==> flow/design.v <==
`timescale 1ns / 1ps
module axilite(
    input clk, reset, trigger, ARREADY, RVALID, AWREADY, WREADY, BVALID,
    input[4:0] length,
    input[31:0] source_address, destination_address, RDATA,
    output reg done, ARVALID, RREADY, AWVALID, WVALID, BREADY,
    output reg[31:0] ARADDR, AWADDR, WDATA,
    output reg[4:0] r_count, w_count);
    parameter READ_NONE=3'b000,
              READ_ADDR=3'b001,
              READ_DATA=3'b010,
              READ_STORE=3'b011,
              READ_DONE=3'b100;
    parameter WRITE_NONE=3'b000,          
              WRITE_ADDR=3'b001,
              WRITE_DATA=3'b010,
              WRITE_VALID=3'b011,
              WRITE_DONE=3'b100;
    reg [2:0] r_state, w_state;
    reg fifo_rd;
    reg aw_sent, w_sent;
    wire fifo_wr;
    wire fifo_full, fifo_empty;
    wire [31:0] fifo_data;
    wire start;
    wire [4:0] words;
    assign start = trigger && (w_state==WRITE_NONE);
    assign words = {2'b00, length[4:2]};
    assign fifo_wr = (r_state==READ_DATA) && RREADY && RVALID;
    FIFO fifom(.clk(clk), .reset(reset), .FIFO_RD(fifo_rd), .FIFO_WR(fifo_wr), .RDATA(RDATA), .FIFO_EMPTY(fifo_empty), .FIFO_FULL(fifo_full),
                .DATA_OUT(fifo_data));
    always @(posedge clk) begin
        if(reset) begin
            r_state<= READ_NONE;
            ARVALID<=0;
            RREADY<=0;
            r_count<= 0;
         end
         else begin
            case(r_state)
            READ_NONE: begin
                       if(start) begin
                        ARADDR<= source_address;
                        r_count<= words;
                        if(words!=0) begin
                         ARVALID<=1;
                         r_state<= READ_ADDR; end
                        end
                       end
            READ_ADDR: begin
                       if(ARREADY) begin
                       ARVALID<=0;
                       RREADY<=!fifo_full;
                       r_state<= READ_DATA; end
                       end 
            READ_DATA: begin
                       if(!RREADY)
                        RREADY<=!fifo_full;
                       else if(RVALID) begin
                        RREADY<=0;
                        r_count<=r_count-1;
                        r_state<= READ_STORE; end
                       end 
            READ_STORE: begin
                         r_state<=READ_DONE;
                        end
            READ_DONE: begin
                       if(r_count==0)
                        r_state<=READ_NONE;
                       else begin
                        ARADDR<=ARADDR+4; 
                        ARVALID<=1;
                        r_state<=READ_ADDR; end
                       end
            default:   r_state<=READ_NONE;
            endcase
        end
   end 
   always @(posedge clk) begin
           if(reset) begin
            w_state<= WRITE_NONE;
            AWVALID<=0;
            WVALID<=0;
            BREADY<=0;
            fifo_rd<=0;
            aw_sent<=0;
            w_sent<=0;
            done<=0;
            w_count<= 0;
           end
           else begin 
            fifo_rd<=0;
            case(w_state)
            WRITE_NONE: begin
                         if(start) begin
                          AWADDR<=destination_address;
                          w_count<=words;
                          done<=(words==0);
                          if(words!=0)
                           w_state<=WRITE_ADDR;
                          end
                         end
            WRITE_ADDR: begin
                         if(!fifo_empty) begin 
                          fifo_rd<=1; 
                          w_state<=WRITE_VALID; end
                         end
            WRITE_VALID: begin
                         if(!fifo_rd) begin
                          WDATA<=fifo_data;
                          AWVALID<=1;
                          WVALID<=1;
                          aw_sent<=0;
                          w_sent<=0;
                          w_state<=WRITE_DATA; end
                         end
            WRITE_DATA: begin
                         if(AWREADY && AWVALID) begin
                          AWVALID<=0;
                          aw_sent<=1;
                         end
                         if(WREADY && WVALID) begin
                          WVALID<=0;
                          w_sent<=1;
                         end
                         if((aw_sent || (AWREADY && AWVALID)) && (w_sent || (WREADY && WVALID))) begin
                          BREADY<=1;
                          w_state<=WRITE_DONE; end
                        end
            WRITE_DONE: begin
                         if(BVALID) begin
                          BREADY<=0;
                          w_count<=w_count-1;
                          if(w_count==1) begin
                           done<=1;
                           w_state<=WRITE_NONE; end
                          else begin
                           AWADDR<=AWADDR+4;
                           w_state<=WRITE_ADDR; end
                          end
                        end
            default:    w_state<=WRITE_NONE;
            endcase
      end
     end
endmodule
module FIFO(
    input clk, reset, FIFO_RD, FIFO_WR,
    input [31:0] RDATA,
    output FIFO_EMPTY, FIFO_FULL,
    output reg[31:0] DATA_OUT);
    reg[4:0] fifo_depth;
    reg[31:0] fifo_mem[0:15];
    reg[3:0] n,m;
    integer i;
    assign FIFO_EMPTY = (fifo_depth==0);
    assign FIFO_FULL = (fifo_depth==16);
    always @(posedge clk) begin
    if(reset) begin
                n<=0;
                m<=0;
                fifo_depth<=0;
                DATA_OUT<=0;
                for (i=0; i<16; i=i+1) begin
                fifo_mem[i]<=0; 
                end
               end
    else begin
            if(!FIFO_FULL && FIFO_WR)
                begin
                    fifo_mem[n]<=RDATA;
                    n<=(n==15)? 0:n+1;
                end
            if( !FIFO_EMPTY && FIFO_RD )
                begin
                    DATA_OUT<=fifo_mem[m];
                    m<=(m==15)? 0:m+1;
                end
            fifo_depth<=fifo_depth+(!FIFO_FULL && FIFO_WR)-(!FIFO_EMPTY && FIFO_RD);
          end
     end 
endmodule
# From RTL to reports: axilite

Tool output for the design above, in the order of the flow.
Line numbers count from 1 in the design file above.
The mark n/a stands for no value.

Design top: axilite
Clock port: clk
Standard-cell library: sky130hd
Timing corner: tt_025C_1v80

# Elaborated design

Source: Yosys, flattened and elaborated, memories not mapped. Widths are those after wreduce. Registers that Yosys merges into a memory's read port (data or address) are not register bits. Print and check cells do not count.
Yosys's memory passes give these memory sizes; they may raise the number of words (mostly to a power of two), join words into wider ones and drop unused or constant bits.

Register bits: 134
Bits in latches: 0
Memory bits (writable): 512
Memory bits (read-only): 0
Memories: 1
Bits of input ports: 109
Output and inout bits: 112
Cells after elaboration: 162

Memories:

| name           | words | width | line | source |
| fifom.fifo_mem | 16    | 32    | 153  | `reg[31:0] fifo_mem[0:15];` |

Add/subtract/negate cells: 8
Multipliers: 0
Divide/modulo/power cells: 0
Order comparisons: 0
Equality and inequality tests: 28
Shifts and indexed selects: 0
Multiplexer cells: 62
Bitwise logic cells: 3
Reductions and logical operators: 41

Operators with widths:

| cell                                         | number |
| 2-to-1 mux 32 bit                            | 7 |
| parallel mux 32 bit (select 2 bit)           | 2 |
| adder 32 x 3 -> 32 bit with constant B       | 2 |
| inequality test 2 bit with constant B        | 16 |
| parallel mux 3 bit (select 5 bit)            | 2 |
| 2-to-1 mux 3 bit                             | 9 |
| 2-to-1 mux 1 bit                             | 24 |
| parallel mux 5 bit (select 2 bit)            | 2 |
| 2-to-1 mux 5 bit                             | 4 |
| 2-to-1 mux 4 bit                             | 4 |
| AND reduction 3 bit                          | 5 |
| logical NOT 5 bit                            | 3 |
| AND reduction 5 bit                          | 3 |
| parallel mux 1 bit (select 2 bit)            | 7 |
| nonzero test 2 bit                           | 6 |
| equality test 3 x 2 -> 1 bit with constant B | 4 |
| AND reduction 4 bit                          | 3 |
| logical AND 1 bit                            | 10 |
| subtractor 5 x 1 -> 5 bit with constant B    | 2 |
| adder 4 x 1 -> 4 bit with constant B         | 2 |
| equality test 4 bit with constant B          | 2 |
| equality test 3 x 1 -> 1 bit with constant B | 2 |
| equality test 3 bit with constant B          | 2 |
| logical NOT 3 bit                            | 2 |
| AND reduction 6 bit                          | 1 |
| adder 5 x 1 -> 5 bit                         | 1 |
| subtractor 5 x 1 -> 5 bit                    | 1 |
| equality test 5 x 1 -> 1 bit with constant B | 1 |

Not listed: further kinds 9, cells in them 13.

# Logic depth

Yosys ltp: most cells in a row. Word level: on the elaborated netlist, between registers, memories and ports. Mapped: between sequential cells and ports; inverters and the memories' decode and read muxes count.

Depth in word-level cells: 6
ABC_AREA: 0
Gate-level depth with buffers: 14
Gate-level depth less buffers: 12

# Netlist

Yosys stat after the flow's synthesis: flattened, memories mapped to cells. It holds for the ABC_AREA given above (unset counts as 0); a run with the other value may have another netlist.

Mapped cells: 2373
Cell area after synthesis: 30927.2 um^2
Sequential part of the area: 19738.9 um^2
Flip-flops: 682
Buffers: 181

Cell types:

| cell                      | number | total area (um^2) |
| sky130_fd_sc_hd__edfxtp_1 | 608    | 1.83E+04 |
| sky130_fd_sc_hd__and2_1   | 517    | 3.23E+03 |
| sky130_fd_sc_hd__mux2i_1  | 194    | 1.94E+03 |
| sky130_fd_sc_hd__dfxtp_1  | 74     | 1.48E+03 |
| sky130_fd_sc_hd__mux4_2   | 32     | 720.691 |
| sky130_fd_sc_hd__clkbuf_1 | 148    | 555.533 |
| sky130_fd_sc_hd__o21ai_0  | 100    | 500.48 |
| sky130_fd_sc_hd__nor2_1   | 122    | 457.939 |
| sky130_fd_sc_hd__o22ai_1  | 66     | 412.896 |
| sky130_fd_sc_hd__a31oi_1  | 63     | 394.128 |
| sky130_fd_sc_hd__a221oi_1 | 34     | 297.786 |
| sky130_fd_sc_hd__a21oi_1  | 53     | 265.254 |
| sky130_fd_sc_hd__ha_1     | 17     | 212.704 |
| sky130_fd_sc_hd__xnor2_1  | 18     | 157.651 |
| sky130_fd_sc_hd__nand2_1  | 40     | 150.144 |
| sky130_fd_sc_hd__nand3_1  | 30     | 150.144 |
| sky130_fd_sc_hd__xor2_1   | 16     | 140.134 |
| sky130_fd_sc_hd__or3_1    | 20     | 125.12 |

Not listed: further types 49, cells in them 221.
The figures by module come from a second, unflattened synthesis with its own total; it is not the netlist above.

Cell total of the unflattened synthesis: 2320
Area (unflattened synthesis): 31157.4 um^2

Each row is one instance without its submodules.

Modules:

| module  | times used | cells | area (um^2) | seq. area (um^2) |
| FIFO    | 1          | 1714  | 24932.7     | 16275.6 |
| axilite | 1          | 606   | 6224.7      | 3463.3 |

# Worst setup path after synthesis

Path of least setup slack by OpenSTA after synthesis, without wires, with an ideal clock, recovery checks aside; 20% of the period is set as input and as output delay. Where synthesis merged equal registers, the netlist keeps one of their names.

Path kind: input-to-reg
Start point: in reset
End point: mem fifom.fifo_mem[10][0]
Clock period: 4.0 ns
External input delay: 0.800 ns
Setup time: 0.466 ns
Launch time at the first pin: 0.800 ns
Data arrival time: 3.830 ns
Required time: 3.534 ns
Setup slack: -0.296 ns
Path delay: 3.496 ns
Stages: 5
Path buffers: 2
Synthesis period reached: 4.296 ns

"path delay" is the arrival time less input delay plus setup time.
"stages" counts driving pins, that of a launching flip-flop among them; a cell with two outputs on the path counts twice.
"synthesis period reached" is the clock period less the worst setup slack; recovery checks do not enter. This is arithmetic on one report: input and output delays are still those of the set period (20% each).
Between the ends stands the longest chain of elaborated cells between them, by number of cells; it is not shown to be the way that was timed. Of several equally long chains one is given.
A line is the first line of the expression or statement that the cell stems from. Yosys adds cells for indexed reads and writes and turns some case tables into memories.
The path ends at the enable pin of a flip-flop; only ways to that pin are counted.

Cell sequence: sky130_fd_sc_hd__clkbuf_1 sky130_fd_sc_hd__and4b_1 sky130_fd_sc_hd__buf_2 sky130_fd_sc_hd__nand3_1 sky130_fd_sc_hd__o21ai_0
Cells in the longest elaborated chain: 1
Elaborated cells on any way between the ends: 3
Source lines of those cells: 1
Classes of those cells: 3 x mux

RTL lines, path after synthesis:

| element            | line | source |
| start: declaration | 3    | `input clk, reset, trigger, ARREADY, RVALID, AWREADY, WREADY, BVALID,` |
| 2-to-1 mux 4 bit   | 159  | `if(reset) begin` |
| end: declaration   | 153  | `reg[31:0] fifo_mem[0:15];` |

# Path in the finished layout

Path of least setup slack in the final report of entry A (OpenROAD, finished layout, wires in). Where an end is a register, its clock arrival counts in the times.

Path kind: input-to-reg
Start point: in RVALID
End point: mem fifom.fifo_mem[1][30]
Clock period: 4.52 ns
External input delay: 0.90 ns
Setup time: 0.29 ns
Launch time at the first pin: 0.90 ns
Data arrival time: 3.56 ns
Required time: 4.83 ns
Setup slack: 1.26 ns
Stages: 6
Path buffers: 2

Between the ends stands the longest chain of elaborated cells between them, by number of cells; it is not shown to be the way that was timed. Of several equally long chains one is given.
The path ends at the enable pin of a flip-flop; only ways to that pin are counted.

Cell sequence: sky130_fd_sc_hd__clkdlybuf4s50_1 sky130_fd_sc_hd__and4b_1 sky130_fd_sc_hd__nand3_1 sky130_fd_sc_hd__nor3_2 sky130_fd_sc_hd__or2_2 sky130_fd_sc_hd__buf_12
Cells in the longest elaborated chain: 4
Elaborated cells on any way between the ends: 6
Source lines of those cells: 3
Classes of those cells: 4 x mux; 2 x reduce/logical

RTL lines, path after layout:

| element            | line | source |
| start: declaration | 3    | `input clk, reset, trigger, ARREADY, RVALID, AWREADY, WREADY, BVALID,` |
| logical AND 1 bit  | 29   | `assign fifo_wr = (r_state==READ_DATA) && RREADY && RVALID;` |
| logical AND 1 bit  | 169  | `if(!FIFO_FULL && FIFO_WR)` |
| 2-to-1 mux 4 bit   | 169  |  |
| 2-to-1 mux 4 bit   | 159  | `if(reset) begin` |
| end: declaration   | 153  | `reg[31:0] fifo_mem[0:15];` |

Design axilite on sky130hd. What follows are 6 stored runs of the flow, each under its own settings; their order means nothing. The constraints put input and output delay at 20% of the set period each and load the outputs with 0.01 pF.
By "clock period reached" is meant the clock period of the run minus its worst setup slack. This is arithmetic on one report: input and output delays are still those of the set period (20% each).
A setting shown as - is not set for that run.
Results: - = not shown.

| setting or result                     | entry A | entry B  | entry C | entry D | entry E | entry F |
| ABC_AREA                              | 0       | -        | -       | -       | 0       | -       |
| CAP_MARGIN                            | 10      | 25       | 20      | 20      | 10      | 0       |
| CORE_MARGIN                           | 8       | 2        | 2       | 2       | 2       | 2       |
| CORE_UTILIZATION                      | 56      | 21       | 60      | 40      | 56      | 68      |
| CTS_CLUSTER_DIAMETER                  | 375     | -        | -       | -       | 375     | 395     |
| GPL_TIMING_DRIVEN                     | 1       | -        | 1       | -       | 1       | 0       |
| HOLD_SLACK_MARGIN                     | 0.15    | -        | -       | -       | 0.15    | 0.11    |
| MAX_ROUTING_LAYER                     | met4    | -        | -       | -       | met5    | -       |
| MIN_ROUTING_LAYER                     | met2    | -        | -       | -       | met2    | met1    |
| SLEW_MARGIN                           | 5       | 20       | 20      | 20      | 5       | 40      |
| TNS_END_PERCENT                       | 60      | -        | -       | -       | 60      | -       |
| period_ns                             | 4.52    | 4.0      | 5.39    | 3.45    | 4.52    | 2.05    |
| CELL_PAD_IN_SITES_GLOBAL_PLACEMENT    | -       | 2        | -       | -       | -       | 2       |
| CTS_CLUSTER_SIZE                      | -       | -        | 54      | -       | -       | -       |
| SETUP_SLACK_MARGIN                    | -       | -        | 0.99    | -       | -       | -       |
| CORE_ASPECT_RATIO                     | -       | -        | -       | -       | 0.8     | 1.03    |
| CELL_PAD_IN_SITES_DETAIL_PLACEMENT    | -       | -        | -       | -       | -       | 1       |
| GPL_ROUTABILITY_DRIVEN                | -       | -        | -       | -       | -       | 1       |
| PLACE_DENSITY                         | -       | -        | -       | -       | -       | 0.65    |
| utilization after layout (%)          | 66.2    | 26.5     | 70.8    | 48.8    | 66.2    | -       |
| netlist area reported by Yosys (um^2) | 30927.2 | 30927.2  | 30927.2 | 30927.2 | 30927.2 | -       |
| full die area (um^2)                  | 63003.5 | 150358.0 | 53377.2 | 79557.8 | 57134.4 | -       |
| worst hold slack (ns)                 | 0.425   | 0.429    | 0.430   | 0.432   | 0.428   | -       |
| setup slack of the worst path (ns)    | 1.265   | 0.912    | 1.768   | 0.338   | 1.220   | -       |
| clock period reached (ns)             | 3.255   | 3.088    | 3.622   | 3.112   | 3.300   | -       |

Entry F: incomplete, placement halted on GPL-0301
